==> flow/design.v <==
module Adder (input [31:0] a,input [31:0] b,
output [31:0] y);
assign y = a + b;
endmodule
module adder_pc(pc,pc_add);
input [31:0] pc;
output [31:0] pc_add;
assign pc_add = pc + 32'd4;
endmodule
module mux2_1(a,b,sel,out);
input [31:0] a,b;
input sel;
output [31:0]out;
assign out = (sel==1'b1) ? a : b;
endmodule
module mux2_1_5(a,b,sel,out);
input [4:0] a,b;
input sel;
output [4:0] out;
assign out= (sel) ? a : b;
endmodule
module mux_forwarding(input [31:0] Reg1,input [31:0] Alu_result,input [31:0] WB_result,input [1:0] signal_forwarding,output [31:0] result);
assign result = ( signal_forwarding== 2'b00 )? Reg1  : (signal_forwarding==2'b01) ? Alu_result : WB_result;
endmodule
module SignExtend(a,zero_ext,b);
input[15:0] a;
input zero_ext;
output reg [31:0] b;
always@(*)
begin
	b = {{16{a[15] & ~zero_ext}},{a}};
end
endmodule
module Shift_Left_Branch(input [31:0] imm,output reg [31:0]  branch_address);
always@(*)
begin
  branch_address = imm << 2;
end
endmodule 
module Shift_Left_Jump(imm, PC, jump);
input[25:0] imm;
input[3:0] PC;
output [31:0] jump;
assign jump = {PC, imm, 2'b00};
endmodule
module PC #(parameter WIDTH=8)(input clk,input  reset,input en,input [WIDTH-1:0] d,output reg [WIDTH-1:0] q); 
always @ (posedge clk)
if (reset==1'b1) 
q <= 0;
else if (en)
q <= d;
endmodule
module ALU(entr1,entr2,alu_ctrl,alu_result,zero);
input [31:0] entr1, entr2;
input [3:0] alu_ctrl;
output zero;
output reg [31:0] alu_result;
assign zero = (entr1 == entr2);
always@(*)
begin
  case(alu_ctrl) 
    4'b0000:
	    alu_result = entr1 + entr2;
    4'b0001: 
	    alu_result = entr1 - entr2;
    4'b0010: 
	    alu_result = entr1 & entr2;
    4'b0011: 
        alu_result = ~(entr1 | entr2);
    4'b0100:
        alu_result = entr1 | entr2;
    4'b0101:
        alu_result = {31'b0, ($signed(entr1) < $signed(entr2))};
    4'b0110:
        alu_result = {entr2[15:0], 16'b0};
    default:
        alu_result = entr1 + entr2;
  endcase
end
endmodule
module ALU_Control(aluOp,func,out);
input wire [3:0] aluOp;
input wire [5:0] func;
output reg [3:0] out;
always @(*)
begin
case (aluOp)
	4'b0000:  
	begin
	case (func)
	6'b100000: out = 4'b0000;  
	6'b100010: out = 4'b0001;  
	6'b100100: out = 4'b0010;  
	6'b100111: out = 4'b0011;  
	6'b100101: out = 4'b0100;  
	6'b101010: out = 4'b0101;  
	default:   out = 4'b0000;
	endcase  
	end
	4'b0100:  
	out = 4'b0000;  
	4'b0010:  
	out = 4'b0101;  
	4'b1100:  
	out = 4'b0010;  
	4'b1110:  
	out = 4'b0100;  
	4'b0001:  
	out = 4'b0110;  
	4'b0101:  
	out = 4'b0001;  
	default:
	out = 4'b0000;
endcase
end
endmodule
module Control(hazard_detected,Instruction,RegDst,Jump,Branch,BranchNe,MemRead,MemtoReg,ALUOp,MemWrite,ALUSrc,RegWrite,ZeroExt);
input hazard_detected;
input [5:0] Instruction;
output reg RegDst,Branch,BranchNe,Jump,MemtoReg,ALUSrc,RegWrite,ZeroExt;
output reg MemRead, MemWrite;
output reg [3:0] ALUOp;
always @(*)
begin
  RegDst = 1'b0;
  Jump = 1'b0;
  Branch = 1'b0;
  BranchNe = 1'b0;
  MemRead = 1'b0;
  MemtoReg = 1'b0;
  ALUOp = 4'b0100;
  MemWrite = 1'b0;
  ALUSrc = 1'b0;
  RegWrite = 1'b0;
  ZeroExt = 1'b0;
  if(hazard_detected)
  begin
  end
  else
  case (Instruction)
  6'b000000:  
  begin
    RegDst = 1'b1;
    ALUOp = 4'b0000;
    RegWrite = 1'b1;
  end
  6'b100011:  
  begin
    MemRead = 1'b1;
    MemtoReg = 1'b1;
    ALUSrc = 1'b1;
    RegWrite = 1'b1;
  end
  6'b101011:  
  begin
    MemWrite = 1'b1;
    ALUSrc = 1'b1;
  end
  6'b001010:  
  begin
    ALUOp = 4'b0010;
    ALUSrc = 1'b1;
    RegWrite = 1'b1;
  end
  6'b001111:  
  begin
    ALUOp = 4'b0001;
    ALUSrc = 1'b1;
    RegWrite = 1'b1;
  end
  6'b001000:  
  begin
    ALUSrc = 1'b1;
    RegWrite = 1'b1;
  end
  6'b001100:  
  begin
    ALUOp = 4'b1100;
    ALUSrc = 1'b1;
    RegWrite = 1'b1;
    ZeroExt = 1'b1;
  end
  6'b001101:  
  begin
    ALUOp = 4'b1110;
    ALUSrc = 1'b1;
    RegWrite = 1'b1;
    ZeroExt = 1'b1;
  end
  6'b000100:  
  begin
    Branch = 1'b1;
    ALUOp = 4'b0101;
  end
  6'b000101:  
  begin
    Branch = 1'b1;
    BranchNe = 1'b1;
    ALUOp = 4'b0101;
  end
  6'b000010:  
  begin
    Jump = 1'b1;
  end
  default: ;
  endcase
end
endmodule
module Register_File(clk, readreg1, readreg2, writereg, writedata, read_data1, read_data2, regwrite);
input clk;
input [4:0] readreg1, readreg2, writereg;  
input [31:0] writedata;  
input regwrite;  
output [31:0] read_data1, read_data2;
reg [31:0]reg_set[1:31];  
assign read_data1 = (readreg1 == 5'd0) ? 32'd0 :
                    (regwrite && writereg == readreg1) ? writedata : reg_set[readreg1];
assign read_data2 = (readreg2 == 5'd0) ? 32'd0 :
                    (regwrite && writereg == readreg2) ? writedata : reg_set[readreg2];
always @ (posedge clk) 
  if (regwrite && writereg != 5'd0) 
  reg_set[writereg] <= writedata;
endmodule
module hazard_detection(input use_src1,input use_src2,input [4:0] src1_ID,input [4:0] src2_ID,input [4:0] dest_d_e,
input mem_read_d_e,output hazard_detected);
wire exe_hazard;
assign exe_hazard = mem_read_d_e && (dest_d_e != 5'd0) &&
                    ((use_src1 && src1_ID == dest_d_e) || (use_src2 && src2_ID == dest_d_e));
assign hazard_detected = exe_hazard;
endmodule
module forwarding_EXE (input [4:0] src1_d_e,input [4:0] src2_d_e,input [4:0] dest_MEM,input [4:0] dest_WB,input WB_EN_MEM, WB_EN_WB,
output reg [1:0] val1_sel, val2_sel);
always @ (*) 
begin
  {val1_sel, val2_sel} = 0;
    if (WB_EN_MEM && dest_MEM != 5'd0 && src1_d_e == dest_MEM) val1_sel = 2'b01;
    else if (WB_EN_WB && dest_WB != 5'd0 && src1_d_e == dest_WB) val1_sel = 2'b10;
    if (WB_EN_MEM && dest_MEM != 5'd0 && src2_d_e == dest_MEM) val2_sel = 2'b01;
    else if (WB_EN_WB && dest_WB != 5'd0 && src2_d_e == dest_WB) val2_sel = 2'b10;
end
endmodule
module F_D (input clk,input rst,input STALL,input FLUSH,input [31:0] PCIn,input [31:0] instructionIn,output reg [31:0] PC,output reg [31:0] instruction);
always @ (posedge clk) begin
  if (rst || FLUSH)
  begin
    PC <= 0;
    instruction <= 0;
  end
  else 
  begin
    if (STALL)
    begin
    end
    else 
    begin
      instruction <= instructionIn;
      PC <= PCIn;
    end
  end
end 
endmodule
module D_EX(input clk,rst,flush,input [4:0] src_1,input [4:0] src_2,input [4:0] dest_in,input [31:0] Reg1_in,
input [31:0] Reg2_in,input [31:0] imm_in,input Branch_in,input BranchNe_in,
input MemtoReg_in,input MemRead_in,input MemWrite_in,input RegWrite_in,input ALUSrc_in,
input [3:0] alu_control_out_in,
input [31:0] branch_pc_in,output reg [4:0] src_1_out,output reg [4:0] src_2_out,output reg [4:0] dest_out,
output reg [31:0] Reg1_out,output reg [31:0] Reg2_out,
output reg [31:0] imm_out,output reg Branch_out,output reg BranchNe_out,
output reg MemtoReg_out,output reg MemRead_out,output reg MemWrite_out,output reg RegWrite_out,output reg ALUSrc_out,
output reg [3:0] alu_control_out_out,
output reg [31:0] branch_pc_out);
always @(posedge clk)
begin
    if (rst || flush) 
        begin
        src_1_out<=0;
        src_2_out<=0;        
        Reg1_out<=0;
        Reg2_out<=0;
        dest_out<=0;
        imm_out<=0;
        Branch_out<=0;
        BranchNe_out<=0;
        MemtoReg_out<=0;
        MemRead_out<=0;
        MemWrite_out<=0;
        RegWrite_out<=0;
        ALUSrc_out<=0;
        alu_control_out_out<=0;
        branch_pc_out<=0;
        end
    else
        begin
        src_1_out<=src_1;
        src_2_out<=src_2;
        Reg1_out<=Reg1_in;
        Reg2_out<=Reg2_in;
        dest_out<=dest_in;
        imm_out<=imm_in;
        Branch_out<=Branch_in;
        BranchNe_out<=BranchNe_in;
        MemtoReg_out<=MemtoReg_in;
        MemRead_out<=MemRead_in;
        MemWrite_out<=MemWrite_in;
        RegWrite_out<=RegWrite_in;
        ALUSrc_out<=ALUSrc_in;
        alu_control_out_out<=alu_control_out_in;
        branch_pc_out<=branch_pc_in;
        end
end
endmodule
module EX_MEM(input clk,input rst,input [4:0] dest,input memwrite,input memtoreg,input regwrite,
input [31:0] alu_result,input [31:0] store_data,
output reg [4:0] dest_out,output reg memwrite_out,output reg memtoreg_out,output reg regwrite_out,
output reg [31:0] alu_result_out,output reg [31:0] store_data_out);
always @(posedge clk)
begin
if (rst) begin
    dest_out<=0;
    memwrite_out<=0;
    memtoreg_out<=0;
    regwrite_out<=0;
    alu_result_out<=0;
    store_data_out<=0;
end
else
begin
    dest_out<=dest;
    memwrite_out<=memwrite;
    memtoreg_out<=memtoreg;
    regwrite_out<=regwrite;
    alu_result_out<=alu_result;
    store_data_out<=store_data;
end
end
endmodule
module MEM_WB(input clk,input rst,input [4:0] dest,input regwrite,input [31:0] result,
output reg [4:0] dest_out,output reg regwrite_out,output reg [31:0] result_out);
always @(posedge clk)
begin
if (rst) begin
    dest_out<=0;
    regwrite_out<=0;
    result_out<=0;
end
else
begin
    dest_out<=dest;
    regwrite_out<=regwrite;
    result_out<=result;
end
end
endmodule
module DATAPATH_CON_PIPELINE(clk,reset,imem_addr,imem_rdata,dmem_addr,dmem_wdata,dmem_we,dmem_rdata);
input clk; 
input reset;
output [31:0] imem_addr;
input  [31:0] imem_rdata;
output [31:0] dmem_addr;
output [31:0] dmem_wdata;
output dmem_we;
input  [31:0] dmem_rdata;
wire [31:0] address_final; 
wire [31:0] Out_PC; 
wire [31:0] next_pc;
wire [31:0] Instruction; 
wire RegDst,Jump,MemtoReg,ALUsrc,RegWrite,Branch,BranchNe,ZeroExt; 
wire MemRead, MemWrite; 
wire [3:0] ALUOP;
wire [4:0] writereg;
wire [31:0] read_data1,read_data2;
wire [31:0] sign_extended;
wire [3:0] alucontrol;
wire [31:0] mux_alu;
wire [31:0] alu_result;
wire zero; 
wire [31:0] Jump_address;
wire [31:0] shift_left_branch;
wire [31:0] branch_pc;
wire [31:0] mux_branch_out;
wire [31:0] DM_mux;
wire [4:0] src_1_d_e,src_2_d_e;
wire [4:0] dest_d_e;
wire [31:0] reg1_d_e;
wire [31:0] reg2_d_e;
wire [31:0] imm_d_e;
wire branch_d_e,branchne_d_e;
wire MemtoReg_d_e,MemRead_d_e,MemWrite_d_e,RegWrite_d_e,ALUsrc_d_e;
wire [3:0] alucontrol_d_e;
wire [31:0] branch_pc_d_e;
wire [4:0] dest_e_m;
wire MemWrite_e_m,MemtoReg_e_m,RegWrite_e_m;
wire [31:0] alu_result_e_m,store_data_e_m;
wire [4:0] dest_m_w;
wire RegWrite_m_w;
wire [31:0] result_m_w;
wire [31:0] PC_F_D,inst_F_D;
wire [1:0] val1,val2;
wire hazard_detected;
wire [31:0] val_1_mux_forw,val_2_mux_forw;
wire branch_taken;
wire use_src1,use_src2;
assign imem_addr = Out_PC;
assign Instruction = imem_rdata;
PC #(32)call_pc(.clk(clk),.reset(reset),.en(~hazard_detected | branch_taken),.d(next_pc),.q(Out_PC));
adder_pc call_adder_pc(.pc(Out_PC),.pc_add(address_final));
mux2_1 call_mux2_1_jump(.a(Jump_address),.b(address_final),.sel(Jump),.out(mux_branch_out));
mux2_1 call_mux2_1_branch(.a(branch_pc_d_e),.b(mux_branch_out),.sel(branch_taken),.out(next_pc));
F_D call_F_D(.clk(clk),.rst(reset),.STALL(hazard_detected),.FLUSH(branch_taken | Jump),.PCIn(address_final),.instructionIn(Instruction),.PC(PC_F_D),.instruction(inst_F_D));
Register_File call_RF(.clk(clk),.readreg1(inst_F_D[25:21]),.readreg2(inst_F_D[20:16]),
.writereg(dest_m_w),.writedata(result_m_w),.read_data1(read_data1),.read_data2(read_data2),.regwrite(RegWrite_m_w));
assign use_src1 = (inst_F_D[31:26] != 6'b000010) && (inst_F_D[31:26] != 6'b001111);
assign use_src2 = (inst_F_D[31:26] == 6'b000000) || (inst_F_D[31:26] == 6'b101011) ||
                  (inst_F_D[31:26] == 6'b000100) || (inst_F_D[31:26] == 6'b000101);
hazard_detection call_hazard(.use_src1(use_src1),.use_src2(use_src2),.src1_ID(inst_F_D[25:21]),.src2_ID(inst_F_D[20:16]),.dest_d_e(dest_d_e),
.mem_read_d_e(MemRead_d_e),.hazard_detected(hazard_detected));
Control call_Control(.hazard_detected(hazard_detected),.Instruction(inst_F_D[31:26]),.RegDst(RegDst),.Jump(Jump),.Branch(Branch),.BranchNe(BranchNe),.MemRead(MemRead),
.MemtoReg(MemtoReg),.ALUOp(ALUOP),.MemWrite(MemWrite),.ALUSrc(ALUsrc),.RegWrite(RegWrite),.ZeroExt(ZeroExt));
mux2_1_5 call_mux2_1_5bits(.a(inst_F_D[15:11]),.b(inst_F_D[20:16]),.sel(RegDst),.out(writereg));
SignExtend call_Signextend(.a(inst_F_D[15:0]),.zero_ext(ZeroExt),.b(sign_extended));
ALU_Control call_alu_control(.aluOp(ALUOP),.func(inst_F_D[5:0]),.out(alucontrol));
Shift_Left_Jump call_shift_jump(.imm(inst_F_D[25:0]),.PC(PC_F_D[31:28]),.jump(Jump_address));
Shift_Left_Branch call_shift_branch(.imm(sign_extended),.branch_address(shift_left_branch));
Adder call_adder(.a(PC_F_D),.b(shift_left_branch),.y(branch_pc));
D_EX ID_IE(.clk(clk),.rst(reset),.flush(branch_taken),.src_1(inst_F_D[25:21]),.src_2(inst_F_D[20:16]),.dest_in(writereg),
.Reg1_in(read_data1),.Reg2_in(read_data2),.imm_in(sign_extended),.Branch_in(Branch),.BranchNe_in(BranchNe),
.MemtoReg_in(MemtoReg),.MemRead_in(MemRead),.MemWrite_in(MemWrite),.RegWrite_in(RegWrite),.ALUSrc_in(ALUsrc),
.alu_control_out_in(alucontrol),.branch_pc_in(branch_pc),
.src_1_out(src_1_d_e),.src_2_out(src_2_d_e),.dest_out(dest_d_e),
.Reg1_out(reg1_d_e),.Reg2_out(reg2_d_e),.imm_out(imm_d_e),.Branch_out(branch_d_e),.BranchNe_out(branchne_d_e),
.MemtoReg_out(MemtoReg_d_e),.MemRead_out(MemRead_d_e),.MemWrite_out(MemWrite_d_e),.RegWrite_out(RegWrite_d_e),.ALUSrc_out(ALUsrc_d_e),
.alu_control_out_out(alucontrol_d_e),.branch_pc_out(branch_pc_d_e));
forwarding_EXE call_forwarding(.src1_d_e(src_1_d_e),.src2_d_e(src_2_d_e),
.dest_MEM(dest_e_m),.dest_WB(dest_m_w),.WB_EN_MEM(RegWrite_e_m),.WB_EN_WB(RegWrite_m_w),.val1_sel(val1),.val2_sel(val2));
mux_forwarding call_3_forwarding_1(.Reg1(reg1_d_e),.Alu_result(alu_result_e_m),.WB_result(result_m_w),.signal_forwarding(val1),.result(val_1_mux_forw));
mux_forwarding call_3_forwarding_2(.Reg1(reg2_d_e),.Alu_result(alu_result_e_m),.WB_result(result_m_w),.signal_forwarding(val2),.result(val_2_mux_forw));
mux2_1 mux_antes_del_alu(.a(imm_d_e),.b(val_2_mux_forw),.sel(ALUsrc_d_e),.out(mux_alu));
ALU call_ALU(.entr1(val_1_mux_forw),.entr2(mux_alu),.alu_ctrl(alucontrol_d_e),.alu_result(alu_result),.zero(zero));
assign branch_taken = branch_d_e & (zero ^ branchne_d_e);
EX_MEM call_ex_mem(.clk(clk),.rst(reset),.dest(dest_d_e),.memwrite(MemWrite_d_e),.memtoreg(MemtoReg_d_e),.regwrite(RegWrite_d_e),
.alu_result(alu_result),.store_data(val_2_mux_forw),
.dest_out(dest_e_m),.memwrite_out(MemWrite_e_m),.memtoreg_out(MemtoReg_e_m),.regwrite_out(RegWrite_e_m),
.alu_result_out(alu_result_e_m),.store_data_out(store_data_e_m));
assign dmem_addr  = alu_result_e_m;
assign dmem_wdata = store_data_e_m;
assign dmem_we    = MemWrite_e_m;
mux2_1 call_mux_data_memory(.a(dmem_rdata),.b(alu_result_e_m),.sel(MemtoReg_e_m),.out(DM_mux));
MEM_WB call_mem_wb(.clk(clk),.rst(reset),.dest(dest_e_m),.regwrite(RegWrite_e_m),.result(DM_mux),
.dest_out(dest_m_w),.regwrite_out(RegWrite_m_w),.result_out(result_m_w));
endmodule
* Reports on DATAPATH_CON_PIPELINE *
What the tools print for DATAPATH_CON_PIPELINE, step after step.
Line numbers count from 1 in the design file above.
Operators: Yosys type, input widths -> output width; for muxes data width and select width s.
Library cell names are shortened.
The mark n/a stands for no value.

design
  top = DATAPATH_CON_PIPELINE
  clock port = clk
  library = sky130hd
  library corner = tt_025C_1v80

* Word level *
Source: Yosys, flattened and elaborated, memories not mapped. Widths are those after wreduce. Print and check cells do not count. Equal cells are merged and count once.
Memory sizes are those after Yosys's memory passes, which may raise the word count (mostly to a power of two), join words into wider ones and drop unused or constant bits.

storage and ports
  register bits after elaboration = 280
  bits in latches = 0
  RAM bits = 992
  memory bits (read-only) = 0
  word width x clocked read ports = 64
  memory cells = 1
  bits of input ports = 66
  output and inout port bits = 97

operators by class
  add/sub/neg operators = 4
  $mul = 0
  divide/modulo/power cells = 0
  order comparisons = 1
  eq/ne operators = 37
  shift-type cells = 0
  multiplexer cells = 33
  bitwise gates (word level) = 10
  reductions and logical operators = 33

memory list
  name             depth  bits a word  rd ports  write ports  RTL line  RTL
  call_RF.reg_set  31     32           2         1            215       reg [31:0]reg_set[1:31];

operators by type and width
  cell                   number
  $mux 32                9
  $pmux 32 s6            1
  $add 32x32->32         2
  $pmux 4 s6             2
  $eq 6x6->1 const B     7
  $add 32x3->32 const B  1
  $sub 32x32->32         1
  $lt 32x32->1           1
  $eq 32x32->1           1
  $and 32x32->32         1
  $or 32x32->32          1
  $not 32->32            1
  $eq 5x5->1             6
  $eq 6x4->1 const B     5
  $eq 4x3->1 const B     4
  $reduce_bool 5->1      3
  $pmux 3 s5             1
  $reduce_or 7->1        2
  $mux 1                 13
  $eq 4x2->1 const B     3
  $eq 6x3->1 const B     2
  $logic_and 1x1->1      11
  $reduce_or 2->1        5
  $logic_not 5->1        2
  $mux 5                 2
  $eq 4x1->1 const B     2
  $eq 4x4->1 const B     2
  $mux 2                 4

Other operator kinds: 13; their cells: 23.

* Logic depth *
Depth = most cells in a row (Yosys ltp): at word level without a register or memory, in the mapped netlist without a sequential cell, where the memories' decode and read muxes count.

logic depth
  depth after elaboration = 14
  ABC_AREA = 0
  mapped depth = 22
  mapped depth without buffers = 18

* Mapped cells and area *
Source: synth_stat.txt of the flow (Yosys; design flattened, memories mapped). It holds for the ABC_AREA given above (unset counts as 0); a run with the other value may have another netlist.

synthesis totals
  cell count = 4,620
  cell area after synthesis = 66,004.6 um^2
  flip-flop cells = 1,338
  buffers = 337

cell types
  cell type  number  total area (um^2)
  edfxtp_1   992     2.98E+04
  mux4_2     576     1.3E+04
  dfxtp_1    346     6.93E+03
  mux2i_1    240     2.4E+03
  nor2_1     448     1.68E+03
  ha_1       126     1.58E+03
  a21oi_1    274     1.37E+03
  a211oi_1   140     1.05E+03
  clkbuf_1   257     964.675
  nand2_1    207     776.995
  xnor2_1    83      726.947
  o21ai_0    123     615.59
  inv_1      131     491.722
  xor2_1     44      385.37
  nor2b_1    51      319.056
  and3_1     47      294.032
  a221oi_1   32      280.269
  mux2_2     20      225.216

Not listed: further types 55, cells in them 483.
The figures by module come from a second, unflattened synthesis with its own total; it is not the netlist above.

second synthesis, totals
  cells (unflattened synthesis) = 5,355
  area (unflattened synthesis) = 71,516.1 um^2

Rows give one instance, submodules left out.

by module
  module          times used  cells  area (um^2)
  Register_File   1           2,759  47,202.8
  ALU             1           792    5,158.7
  D_EX            1           342    4,803.4
  F_D             1           207    2,348.5
  mux2_1          4           36     544.3
  EX_MEM          1           152    1,981.9
  Adder           1           248    1,739.2
  mux_forwarding  2           107    714.4
  MEM_WB          1           80     1,212.4
  PC (WIDTH=32)   1           103    1,163.6
  adder_pc        1           83     580.6
  Control         1           42     291.5
  forwarding_EXE  1           34     257.7
  SignExtend      1           32     246.5

Modules not listed: 6.

* Worst setup path after synthesis *
OpenSTA on the mapped netlist: ideal clock, no wires. The path of least setup slack (recovery checks aside). Input and output delay are each 20% of the period. Register names are those of the netlist, which keeps one name where synthesis merged equal registers.

timing path after synthesis
  path type = flip-flop to flip-flop
  from = register call_mem_wb.dest_out[3]
  to = register ID_IE.MemtoReg_out
  clock period = 7.5 ns
  time at the first pin = 0.000 ns
  arrival time = 5.200 ns
  required time = 7.427 ns
  path slack = 2.227 ns
  delay of the path = 5.273 ns
  stages on the path = 19
  path buffers = 4
  synthesis period reached = 5.273 ns

"delay of the path" is the arrival time less input delay plus setup time.
"stages on the path": output pins that drive a net of the path, with the launching flip-flop's if there is one; two outputs of one cell count as two.
"synthesis period reached" = period - worst setup slack (recovery checks aside). The figure is calculated, with input and output delays left at 20% of the set period.
Between the ends stands the longest chain of elaborated cells between them, by number of cells; it is not shown to be the way that was timed. Of several equally long chains one is given.
Each line given opens the expression or statement behind the cell; cells for indexed reads and writes are added by Yosys, which also makes memories of some case tables.

on the way, after synthesis
  cell sequence = dfxtp_1 > buf_1 > xnor2_1 > nand3_1 > nor4_1 > clkbuf_1 > mux2i_1 > o21ai_0 > ha_1 > clkbuf_1 > or4_1 > or2_0 > or3_1 > o31a_1 > o21ai_1 > buf_4 > nand2_2 > or4_1 > nor3b_2
  cells in the longest elaborated chain = 14

RTL lines, path after synthesis
  item                  RTL line  RTL
  from (decl)           338       output reg [4:0] dest_out,output reg regwrite_out,output reg [31:0] result_out);
  from (assign)         342       dest_out<=0;
  from (assign)         348       dest_out<=dest;
  $reduce_bool 5->1     239       else if (WB_EN_WB && dest_WB != 5'd0 && src2_d_e == dest_WB) val2_sel = 2'b10;
  $logic_and 1x1->1 x2  239
  $mux 2                239
  $mux 2                238       if (WB_EN_MEM && dest_MEM != 5'd0 && src2_d_e == dest_MEM) val2_sel = 2'b01;
  $eq 2x1->1            23        assign result = ( signal_forwarding== 2'b00 )? Reg1  : (signal_forwarding==2'b01) ? Alu_result : WB_result;
  $mux 32 x2            23
  $mux 32               14        assign out = (sel==1'b1) ? a : b;
  $eq 32x32->1          58        assign zero = (entr1 == entr2);
  $xor 1x1->1           439       assign branch_taken = branch_d_e & (zero ^ branchne_d_e);
  $and 1x1->1           439
  $logic_or 1x1->1      274       if (rst || flush)
  $reduce_or 2->1       n/a
  to (assign)           284       MemtoReg_out<=0;
  to (assign)           302       MemtoReg_out<=MemtoReg_in;
  to (decl)             269       output reg MemtoReg_out,output reg MemRead_out,output reg MemWrite_out,output reg RegWrite_out,output reg ALUS ...

* Timing after layout *
Path of least setup slack in the final report of flow run 1 (OpenROAD, finished layout, wires in). Where an end is a register, its clock arrival counts in the times.

timing path after layout
  path type = flip-flop to flip-flop
  from = register call_mem_wb.dest_out[4]
  to = register ID_IE.Reg2_out[2]
  clock period = 7.5 ns
  time at the first pin = 0.78 ns
  arrival time = 7.86 ns
  required time = 8.18 ns
  path slack = 0.33 ns
  stages on the path = 19
  path buffers = 4

Between the ends stands the longest chain of elaborated cells between them, by number of cells; it is not shown to be the way that was timed. Of several equally long chains one is given.

on the way, after layout
  cell sequence = dfxtp_1 > buf_2 > or3_1 > o31ai_1 > nor4_2 > clkbuf_2 > mux2i_1 > o21ai_0 > ha_1 > clkbuf_1 > or4_1 > or2_0 > or3_1 > o31a_1 > o21ai_1 > and2_1 > o21ai_1 > clkbuf_1 > a211oi_1
  cells in the longest elaborated chain = 14

RTL lines, path after layout
  item                  RTL line  RTL
  from (decl)           338       output reg [4:0] dest_out,output reg regwrite_out,output reg [31:0] result_out);
  from (assign)         342       dest_out<=0;
  from (assign)         348       dest_out<=dest;
  $reduce_bool 5->1     239       else if (WB_EN_WB && dest_WB != 5'd0 && src2_d_e == dest_WB) val2_sel = 2'b10;
  $logic_and 1x1->1 x2  239
  $mux 2                239
  $mux 2                238       if (WB_EN_MEM && dest_MEM != 5'd0 && src2_d_e == dest_MEM) val2_sel = 2'b01;
  $eq 2x1->1            23        assign result = ( signal_forwarding== 2'b00 )? Reg1  : (signal_forwarding==2'b01) ? Alu_result : WB_result;
  $mux 32 x2            23
  $mux 32               14        assign out = (sel==1'b1) ? a : b;
  $eq 32x32->1          58        assign zero = (entr1 == entr2);
  $xor 1x1->1           439       assign branch_taken = branch_d_e & (zero ^ branchne_d_e);
  $and 1x1->1           439
  $logic_or 1x1->1      274       if (rst || flush)
  $reduce_or 2->1       n/a
  to (decl)             267       output reg [31:0] Reg1_out,output reg [31:0] Reg2_out,

Design DATAPATH_CON_PIPELINE on sky130hd. What follows are 4 stored runs of the flow, each under its own settings; their order means nothing. The constraints put input and output delay at 20% of the set period each and load the outputs with 0.01 pF.
"power consumption" rests on the timing tool's default activity at the inputs, not on a simulated workload.
A setting shown as n/a is not set for that run.
Results: n/a = not shown.

name                                       flow run 1  flow run 2  flow run 3  flow run 4
CORE_MARGIN                                5           2           4           5
CTS_CLUSTER_DIAMETER                       99          307         n/a         167
GPL_TIMING_DRIVEN                          0           0           n/a         0
HOLD_SLACK_MARGIN                          0.3         n/a         n/a         0.07
MAX_ROUTING_LAYER                          met4        met5        n/a         met5
period_ns                                  7.5         4.41        9.79        4.41
CAP_MARGIN                                 20          10          0           25
CORE_UTILIZATION                           40          40          34          40
SLEW_MARGIN                                20          20          20          30
ABC_AREA                                   n/a         1           n/a         1
CELL_PAD_IN_SITES_DETAIL_PLACEMENT         n/a         1           2           2
CELL_PAD_IN_SITES_GLOBAL_PLACEMENT         n/a         3           n/a         3
CORE_ASPECT_RATIO                          n/a         0.6         n/a         0.6
CTS_CLUSTER_SIZE                           n/a         17          n/a         17
MIN_ROUTING_LAYER                          n/a         met2        met1        met2
GPL_ROUTABILITY_DRIVEN                     n/a         n/a         1           n/a
PLACE_DENSITY_LB_ADDON                     n/a         n/a         0.0         n/a
power consumption (mW)                     18.242      n/a         14.208      n/a
synthesis area (um^2)                      66,004.6    n/a         66,004.6    n/a
post-route utilization                     0.469       n/a         0.394       n/a
die footprint (um^2)                       173,235.0   n/a         201,246.0   n/a
lowest setup slack (ns)                    0.326       n/a         2.236       n/a
worst hold slack in the final report (ns)  0.463       n/a         0.453       n/a
summed negative setup slack (ns)           0.000       n/a         0.000       n/a

Flow run 2: incomplete, routing halted on GRT-0116
Flow run 4: incomplete, routing halted on GRT-0116
